==> flow/design.v <==
module MAC (
  input  wire        clk    ,
  input  wire        rst    ,
  input  wire [ 7:0] a_in   ,
  input  wire [ 7:0] w_in   ,
  input  wire [23:0] sum_in ,
  output reg  [23:0] sum_out,
  output wire [ 7:0] a_out  ,
  output wire [ 7:0] w_out
);
  reg [7:0] a_reg, w_reg;
  wire [23:0] sum    ;
  wire [15:0] product;
  assign product = a_reg * w_reg;
  assign sum     = sum_in + product;
  assign a_out   = a_reg;
  assign w_out   = w_reg;
  always @(posedge clk) begin
    a_reg   <= a_in;
    w_reg   <= w_in;
    sum_out <= sum;
  end
endmodule
module Quantization (
  input  wire [23:0] data_in ,
  output wire [ 7:0] data_out
);
  assign data_out = data_in < 255 ? data_in : 255;
endmodule
module Activation (
  input  wire [7:0] data_in ,
  input  wire [7:0] thresh  ,
  output wire [7:0] data_out
);
  assign data_out = data_in < thresh ? 0 : data_in;
endmodule
module Array #(parameter N = 4) (
  input  wire       clk          ,
  input  wire       rst          ,
  input  wire       start        ,
  input  wire [8*N-1:0] a_in    ,
  input  wire [8*N-1:0] w_in    ,
  output wire [8*N-1:0] y_out   ,
  output wire       ready        ,
  output wire       done
);
  wire [ 7:0] mac_a_in   [0:N-1][0:N-1];
  wire [ 7:0] mac_w_in   [0:N-1][0:N-1];
  wire [23:0] mac_sum_in [0:N-1][0:N-1];
  wire [23:0] mac_sum_out[0:N-1][0:N-1];
  wire [ 7:0] mac_a_out  [0:N-1][0:N-1];
  wire [ 7:0] mac_w_out  [0:N-1][0:N-1];
  wire [7:0] quantization[0:N-1];
  wire [7:0] activation  [0:N-1];
  parameter IDLE         = 2'b00;
  parameter LOAD_WEIGHTS = 2'b01;
  parameter COMPUTE      = 2'b10;
  parameter DONE         = 2'b11;
  reg [ 1:0] state, next_state;
  reg [31:0] counter;
  always @(posedge clk or posedge rst) begin
    if (rst) begin
      state <= IDLE;
    end else begin
      state <= next_state;
    end
  end
  always @(*) begin
    case (state)
      IDLE : begin
        next_state <= start ? LOAD_WEIGHTS : IDLE;
      end
      LOAD_WEIGHTS : begin
        next_state <= counter == N-1 ? COMPUTE : LOAD_WEIGHTS;
      end
      COMPUTE : begin
        next_state <= counter == 4*N-1 ? DONE : COMPUTE;
      end
      DONE : begin
        next_state <= IDLE;
      end
      default : next_state <= IDLE;
    endcase
  end
  assign ready = state == IDLE;
  assign done  = state == DONE;
  always @(posedge clk or posedge rst) begin
    if (rst) begin
      counter <= 0;
    end else begin
      if (state == IDLE) begin
        counter <= 0;
      end else begin
        counter <= counter + 1;
      end
    end
  end
  generate
    for (genvar i = 0; i < N; i = i + 1) begin
      for (genvar j = 0; j < N; j = j + 1) begin
        MAC mac_i_j (
          .clk(clk),
          .rst(rst),
          .a_in(mac_a_in[i][j]),
          .w_in(mac_w_in[i][j]),
          .sum_in(mac_sum_in[i][j]),
          .sum_out(mac_sum_out[i][j]),
          .a_out(mac_a_out[i][j]),
          .w_out(mac_w_out[i][j])
        );
        if (j != N-1) begin
          assign mac_a_in[i][j+1] = mac_a_out[i][j];
        end
        if (i != N-1) begin
          assign mac_sum_in[i+1][j] = mac_sum_out[i][j];
        end
        if (i > 0)
          assign mac_w_in[i][j] = state == LOAD_WEIGHTS ? mac_w_out[i-1][j] : mac_w_out[i][j];
      end
      assign mac_sum_in[0][i] = 0;
      assign mac_a_in[i][0]   = a_in[8*i+:8];
      assign mac_w_in[0][i]   = state == LOAD_WEIGHTS ? w_in[8*i+:8] : mac_w_out[0][i];
    end
  endgenerate
  generate
    for (genvar i = 0; i < N; i = i + 1) begin
      Quantization quantization_i (
        .data_in(mac_sum_out[N-1][i]),
        .data_out(quantization[i])
      );
      Activation activation_i (
        .data_in (quantization[i]),
        .thresh  (10             ),
        .data_out(activation[i]  )
      );
      assign y_out[8*i+:8] = activation[i];
    end
  endgenerate
endmodule
module top #(parameter N = 4) (
  input  wire           clk  ,
  input  wire           rst  ,
  input  wire           start,
  input  wire [8*N-1:0] a_in ,
  input  wire [8*N-1:0] w_in ,
  output wire [8*N-1:0] y_out,
  output wire           ready,
  output wire           done
);
  Array #(.N(N)) dut (
    .clk  (clk  ),
    .rst  (rst  ),
    .start(start),
    .a_in (a_in ),
    .w_in (w_in ),
    .y_out(y_out),
    .ready(ready),
    .done (done )
  );
endmodule
# Step by step through the tools: top
# Tool output for the design above before and after an edit, in the order of the flow.
# Lines under "before" count in the file above, lines under "after" in the edited file.
# "diff" is "after" less "before", of the values as shown; "change_rel_pct" is that difference over "before", in percent.
# Operators carry their Yosys type and port widths (W data, S select, Z words).
# Library cell names are shortened.
# A cell with - has no value.
[inputs] top="top" clock="clk" cell_library="sky130hd" lib_corner="tt_025C_1v80"

# The edit
# Unified diff, file above to edited file.
# The edit is scripted: it alters the design's behaviour and was not made to optimise anything.
# begin of diff
@@ -24,5 +24,5 @@
 module Quantization (
   input  wire [23:0] data_in ,
-  output wire [ 7:0] data_out
+  output wire [ 3:0] data_out
 );
   assign data_out = data_in < 255 ? data_in : 255;
# end of diff

# Word-level counts
# Source: Yosys, flattened and elaborated. Widths are those after wreduce; folded enables and synchronous resets count as part of the registers. Registers that Yosys merges into a memory's read port (data or address) are not register bits. Print and check cells do not count. Equal cells are merged and count once.
[classes] item="eq_ne" before=5 after=5 diff=0 change_rel_pct=0.00
[classes] item="muxes" before=13 after=13 diff=0 change_rel_pct=0.00
[classes] item="add_sub_neg" before=13 after=13 diff=0 change_rel_pct=0.00
[classes] item="cmp" before=8 after=8 diff=0 change_rel_pct=0.00
[classes] item="reduce_and_logical" before=1 after=1 diff=0 change_rel_pct=0.00
[classes] item="n_mul" before=16 after=16 diff=0 change_rel_pct=0.00
[ops] operator="$mux W8" before=8 after=0 diff=-8 change_rel_pct=-100.00
[ops] operator="$mux W4" before=0 after=8 diff=8
[ops] operator="$lt A8 B4 Y1 const B" before=4 after=0 diff=-4 change_rel_pct=-100.00
[ops] operator="$lt A4 B4 Y1 const B" before=0 after=4 diff=4
# Operator kinds equal on both sides are left out: 15.
[bits] item="regBits" before=614 after=614 diff=0 change_rel_pct=0.00

# Logic depth
# Yosys ltp: most cells in a row. Word level: on the elaborated netlist, between registers, memories and ports. Mapped: between sequential cells and ports; inverters and the memories' decode and read muxes count.
[depth] item="ltp_word" before=4 after=4 diff=0 change_rel_pct=0.00
[depth] item="ABC_AREA" before="0" after="0"
[depth] item="mapped_depth" before=18 after=19 diff=1 change_rel_pct=5.56
[depth] item="ltp_nobuf" before=17 after=18 diff=1 change_rel_pct=5.88

# Netlist
# Source: synth_stat.txt of the flow (Yosys; design flattened, memories mapped). It holds for the ABC_AREA given above (unset counts as 0); a run with the other value may have another netlist.
[synth_totals] item="synth_area_um2" before=53909.2 after=52811.9 diff=-1097.3 change_rel_pct=-2.04
[synth_totals] item="cells" before=5579 after=5438 diff=-141 change_rel_pct=-2.53
[synth_totals] item="n_buf" before=34 after=34 diff=0 change_rel_pct=0.00
[synth_totals] item="seqArea_um2" before=12913.6 after=12593.3 diff=-320.3 change_rel_pct=-2.48
[synth_totals] item="ff_cells" before=572 after=556 diff=-16 change_rel_pct=-2.80
[by_type] cell_type="o21ai_1" before=37 after=2 diff=-35 change_rel_pct=-94.59
[by_type] cell_type="nor2_1" before=154 after=122 diff=-32 change_rel_pct=-20.78
[by_type] cell_type="o21ai_0" before=65 after=85 diff=20 change_rel_pct=30.77
[by_type] cell_type="dfxtp_1" before=408 after=392 diff=-16 change_rel_pct=-3.92
[by_type] cell_type="nand2_1" before=493 after=479 diff=-14 change_rel_pct=-2.84
[by_type] cell_type="nand2b_1" before=33 after=19 diff=-14 change_rel_pct=-42.42
[by_type] cell_type="buf_4" before=2 after=16 diff=14 change_rel_pct=700.00
[by_type] cell_type="nor4_1" before=31 after=19 diff=-12 change_rel_pct=-38.71
[by_type] cell_type="clkbuf_1" before=29 after=17 diff=-12 change_rel_pct=-41.38
[by_type] cell_type="a211oi_1" before=26 after=15 diff=-11 change_rel_pct=-42.31
[by_type] cell_type="inv_1" before=1376 after=1366 diff=-10 change_rel_pct=-0.73
[by_type] cell_type="xnor2_1" before=137 after=128 diff=-9 change_rel_pct=-6.57
[by_type] cell_type="nor3_1" before=29 after=38 diff=9 change_rel_pct=31.03
[by_type] cell_type="a211o_1" before=12 after=4 diff=-8 change_rel_pct=-66.67
[by_type] cell_type="a21oi_1" before=143 after=150 diff=7 change_rel_pct=4.90
[by_type] cell_type="nand4_1" before=32 after=25 diff=-7 change_rel_pct=-21.88
[by_type] cell_type="nand3_1" before=31 after=38 diff=7 change_rel_pct=22.58
[by_type] cell_type="o31ai_1" before=13 after=6 diff=-7 change_rel_pct=-53.85
# Cell types equal on both sides are left out: 13.
# Not every row of either side is listed.
# The figures by module come from a second, unflattened synthesis with its own total; it is not the netlist above.
[hier_totals] item="cells_unflattened" before=6788 after=6868 diff=80 change_rel_pct=1.18
[hier_totals] item="area_unflattened_um2" before=62760.2 after=63646.0 diff=885.8 change_rel_pct=1.41
# Rows give one instance, submodules left out.
[by_module_before] mod="MAC" n_cells=391 instances=16 area_um2=3624.7 seq_area_um2=800.8
[by_module_before] mod="Array (N=4)" n_cells=348 instances=1 area_um2=3438.3 seq_area_um2=902.1
[by_module_before] mod="Activation" n_cells=33 instances=4 area_um2=250.2 seq_area_um2=0.0
[by_module_before] mod="Quantization" n_cells=13 instances=4 area_um2=81.3 seq_area_um2=0.0
[by_module_before] mod="top" n_cells=0 instances=1 area_um2=0.0 seq_area_um2=0.0
[by_module_after] mod="MAC" n_cells=397 instances=16 area_um2=3684.8 seq_area_um2=800.8
[by_module_after] mod="Array (N=4)" n_cells=348 instances=1 area_um2=3438.3 seq_area_um2=902.1
[by_module_after] mod="Activation" n_cells=33 instances=4 area_um2=250.2 seq_area_um2=0.0
[by_module_after] mod="Quantization" n_cells=9 instances=4 area_um2=62.6 seq_area_um2=0.0
[by_module_after] mod="top" n_cells=0 instances=1 area_um2=0.0 seq_area_um2=0.0

# Worst setup path after synthesis
# OpenSTA on the mapped netlist: ideal clock, no wires. The path of least setup slack (recovery checks aside). Input and output delay are each 20% of the period. Register names are those of the netlist, which keeps one name where synthesis merged equal registers.
[synth_path] item="path_type" before="register -> register" after="register -> register"
[synth_path] item="startpoint" before="register dut.genblk1[1].genblk1[2].mac_i_j.a_reg[5]" after="register dut.genblk1[1].genblk1[1].mac_i_j.w_reg[0]"
[synth_path] item="endpoint" before="register dut.genblk1[1].genblk1[2].mac_i_j.sum_out[14]" after="register dut.genblk1[1].genblk1[1].mac_i_j.sum_out[14]"
[synth_path] item="path_delay_ps" before=4401 after=4507 diff=106 change_rel_pct=2.41
[synth_path] item="t_arrival_ps" before=4337 after=4387 diff=50 change_rel_pct=1.15
[synth_path] item="tclk_ps" before=5000 after=5000 diff=0 change_rel_pct=0.00
[synth_path] item="stages" before=16 after=17 diff=1 change_rel_pct=6.25
[synth_path] item="setup_slack_ps" before=600 after=493 diff=-107
[synth_path] item="launch_ps" before=0 after=0 diff=0
[synth_path] item="n_path_buf" before=1 after=0 diff=-1 change_rel_pct=-100.00
[synth_path] item="required_ps" before=4936 after=4880 diff=-56 change_rel_pct=-1.13
[synth_path] item="period_less_setup_slack_ps" before=4400 after=4507 diff=107 change_rel_pct=2.43
# "path_delay_ps" = arrival - input delay + setup time.
# "stages": output pins that drive a net of the path, with the launching flip-flop's if there is one; two outputs of one cell count as two.
# "period_less_setup_slack_ps" is the clock period less the worst setup slack; recovery checks do not enter. This is arithmetic on one report: input and output delays are still those of the set period (20% each).
# Between the ends stands the longest chain of elaborated cells between them, by number of cells; it is not shown to be the way that was timed. Of several equally long chains one is given.
# Each line given opens the expression or statement behind the cell; cells for indexed reads and writes are added by Yosys, which also makes memories of some case tables.
[synth_between_before] path_cell_list="dfxtp_1 -> clkbuf_1 -> nand2_1 -> fa_1 -> inv_1 -> fa_1 -> fa_1 -> inv_1 -> fa_1 -> inv_1 -> ha_1 -> a2111o_1 -> o21ai_1 -> o21ai_1 -> or4_1 -> nand4_1" elab_chain_cells=2 cells_between=2 cone_lines=2
[synth_rtl_before] item="from (decl)" line_no=11 text="reg [7:0] a_reg, w_reg;"
[synth_rtl_before] item="from (assign)" line_no=19 text="a_reg   <= a_in;"
[synth_rtl_before] item="$mul A8 B8 Y16" line_no=14
[synth_rtl_before] item="$add A16 B16 Y17" line_no=15
[synth_rtl_before] item="to (assign)" line_no=21 text="sum_out <= sum;"
[synth_rtl_before] item="to (decl)" line_no=7 text="output reg  [23:0] sum_out,"
[synth_between_after] path_cell_list="edfxtp_1 -> nand2_1 -> fa_1 -> inv_1 -> fa_1 -> inv_1 -> fa_1 -> fa_1 -> inv_1 -> ha_1 -> and2_1 -> a22o_2 -> o41a_1 -> and4_4 -> a2111oi_4 -> a21oi_2 -> xor2_1" elab_chain_cells=2 cells_between=2 cone_lines=2
[synth_rtl_after] item="from (decl)" line_no=11 text="reg [7:0] a_reg, w_reg;"
[synth_rtl_after] item="from (assign)" line_no=20 text="w_reg   <= w_in;"
[synth_rtl_after] item="$mul A8 B8 Y16" line_no=14
[synth_rtl_after] item="$add A16 B16 Y17" line_no=15
[synth_rtl_after] item="to (assign)" line_no=21 text="sum_out <= sum;"
[synth_rtl_after] item="to (decl)" line_no=7 text="output reg  [23:0] sum_out,"

# Path in the finished layout
# Path of least setup slack in the final report of each run of pair 1 (OpenROAD, finished layout, wires in). Where an end is a register, its clock arrival counts in the times.
# The path's times are printed in steps of 10 ps; the period is the one set.
[layout_path] item="path_type" before="register -> register" after="register -> register"
[layout_path] item="startpoint" before="register dut.genblk1[1].genblk1[2].mac_i_j.w_reg[3]" after="register dut.genblk1[2].genblk1[3].mac_i_j.w_reg[4]"
[layout_path] item="endpoint" before="register dut.genblk1[1].genblk1[2].mac_i_j.sum_out[14]" after="register dut.genblk1[2].genblk1[3].mac_i_j.sum_out[17]"
[layout_path] item="stages" before=15 after=16 diff=1 change_rel_pct=6.67
[layout_path] item="setup_slack_ps" before=200 after=200 diff=0
[layout_path] item="n_path_buf" before=0 after=0 diff=0
[layout_path] item="launch_ps" before=670 after=650 diff=-20 change_rel_pct=-2.99
[layout_path] item="tclk_ps" before=4760 after=4760 diff=0 change_rel_pct=0.00
[layout_path] item="required_ps" before=5350 after=5340 diff=-10 change_rel_pct=-0.19
[layout_path] item="t_arrival_ps" before=5150 after=5140 diff=-10 change_rel_pct=-0.19
# Between the ends stands the longest chain of elaborated cells between them, by number of cells; it is not shown to be the way that was timed. Of several equally long chains one is given.
[layout_between_before] path_cell_list="edfxtp_1 -> nand2_1 -> fa_1 -> inv_1 -> fa_1 -> fa_1 -> inv_1 -> fa_1 -> inv_1 -> ha_1 -> a2111o_1 -> o21ai_1 -> o21ai_2 -> or4_1 -> nand4_1" elab_chain_cells=2 cells_between=2 cone_lines=2
[layout_rtl_before] item="from (decl)" line_no=11 text="reg [7:0] a_reg, w_reg;"
[layout_rtl_before] item="from (assign)" line_no=20 text="w_reg   <= w_in;"
[layout_rtl_before] item="$mul A8 B8 Y16" line_no=14
[layout_rtl_before] item="$add A16 B16 Y17" line_no=15
[layout_rtl_before] item="to (assign)" line_no=21 text="sum_out <= sum;"
[layout_rtl_before] item="to (decl)" line_no=7 text="output reg  [23:0] sum_out,"
[layout_between_after] path_cell_list="edfxtp_1 -> nand2_1 -> fa_1 -> fa_1 -> inv_1 -> fa_1 -> inv_1 -> fa_1 -> inv_1 -> ha_1 -> or3_1 -> o211ai_1 -> a31oi_1 -> a21o_1 -> a21oi_1 -> xnor2_1" elab_chain_cells=2 cells_between=2 cone_lines=2
[layout_rtl_after] item="from (decl)" line_no=11 text="reg [7:0] a_reg, w_reg;"
[layout_rtl_after] item="from (assign)" line_no=20 text="w_reg   <= w_in;"
[layout_rtl_after] item="$mul A8 B8 Y16" line_no=14
[layout_rtl_after] item="$add A17 B16 Y18" line_no=15
[layout_rtl_after] item="to (assign)" line_no=21 text="sum_out <= sum;"
[layout_rtl_after] item="to (decl)" line_no=7 text="output reg  [23:0] sum_out,"

# Layout results
# Runs of the flow (Yosys, OpenROAD) on both versions; the two runs of a pair have the same settings. The constraints put input and output delay at 20% of the set period each and load the outputs with 0.01 pF.
[flow_settings_pair_1] CORE_UTILIZATION=40 period_ns=4.76 CAP_MARGIN=20 CORE_MARGIN=2 SLEW_MARGIN=20
[results_pair_1] item="die_um2" before=137726.0 after=134953.0 diff=-2773.0 change_rel_pct=-2.01
[results_pair_1] item="synth_chip_area_um2" before=53909.2 after=52811.9 diff=-1097.3 change_rel_pct=-2.04
[results_pair_1] item="setupTns_ps" before=0 after=0 diff=0
[results_pair_1] item="worstSetupSlack_ps" before=203 after=203 diff=0
[results_pair_1] item="hold_ws_ps" before=418 after=414 diff=-4
[results_pair_1] item="clock_period_reached_ps" before=4557 after=4557 diff=0 change_rel_pct=0.00
[results_pair_1] item="cell_area_final_um2" before=60133.9 after=58980.3 diff=-1153.6 change_rel_pct=-1.92
[results_pair_1] item="fin_util_frac" before=0.45 after=0.449 diff=-0.001
[flow_settings_pair_2] CELL_PAD_IN_SITES_DETAIL_PLACEMENT=1 CORE_UTILIZATION=17 GPL_TIMING_DRIVEN=1 HOLD_SLACK_MARGIN=0.05 MAX_ROUTING_LAYER="met4" PLACE_DENSITY_LB_ADDON=0.06 TNS_END_PERCENT=30 period_ns=6.57 CAP_MARGIN=20 CORE_MARGIN=2 SLEW_MARGIN=20
[results_pair_2] item="die_um2" before=321631.0 after=315131.0 diff=-6500.0 change_rel_pct=-2.02
[results_pair_2] item="synth_chip_area_um2" before=53909.2 after=52811.9 diff=-1097.3 change_rel_pct=-2.04
[results_pair_2] item="setupTns_ps" before=0 after=0 diff=0
[results_pair_2] item="worstSetupSlack_ps" before=1626 after=1696 diff=70
[results_pair_2] item="hold_ws_ps" before=454 after=454 diff=0
[results_pair_2] item="clock_period_reached_ps" before=4944 after=4874 diff=-70 change_rel_pct=-1.42
[results_pair_2] item="cell_area_final_um2" before=63076.7 after=61587.8 diff=-1488.9 change_rel_pct=-2.36
[results_pair_2] item="fin_util_frac" before=0.2 after=0.199 diff=-0.001
# "clock_period_reached_ps" = clock period - worst setup slack. The figure is calculated, with input and output delays left at 20% of the set period.
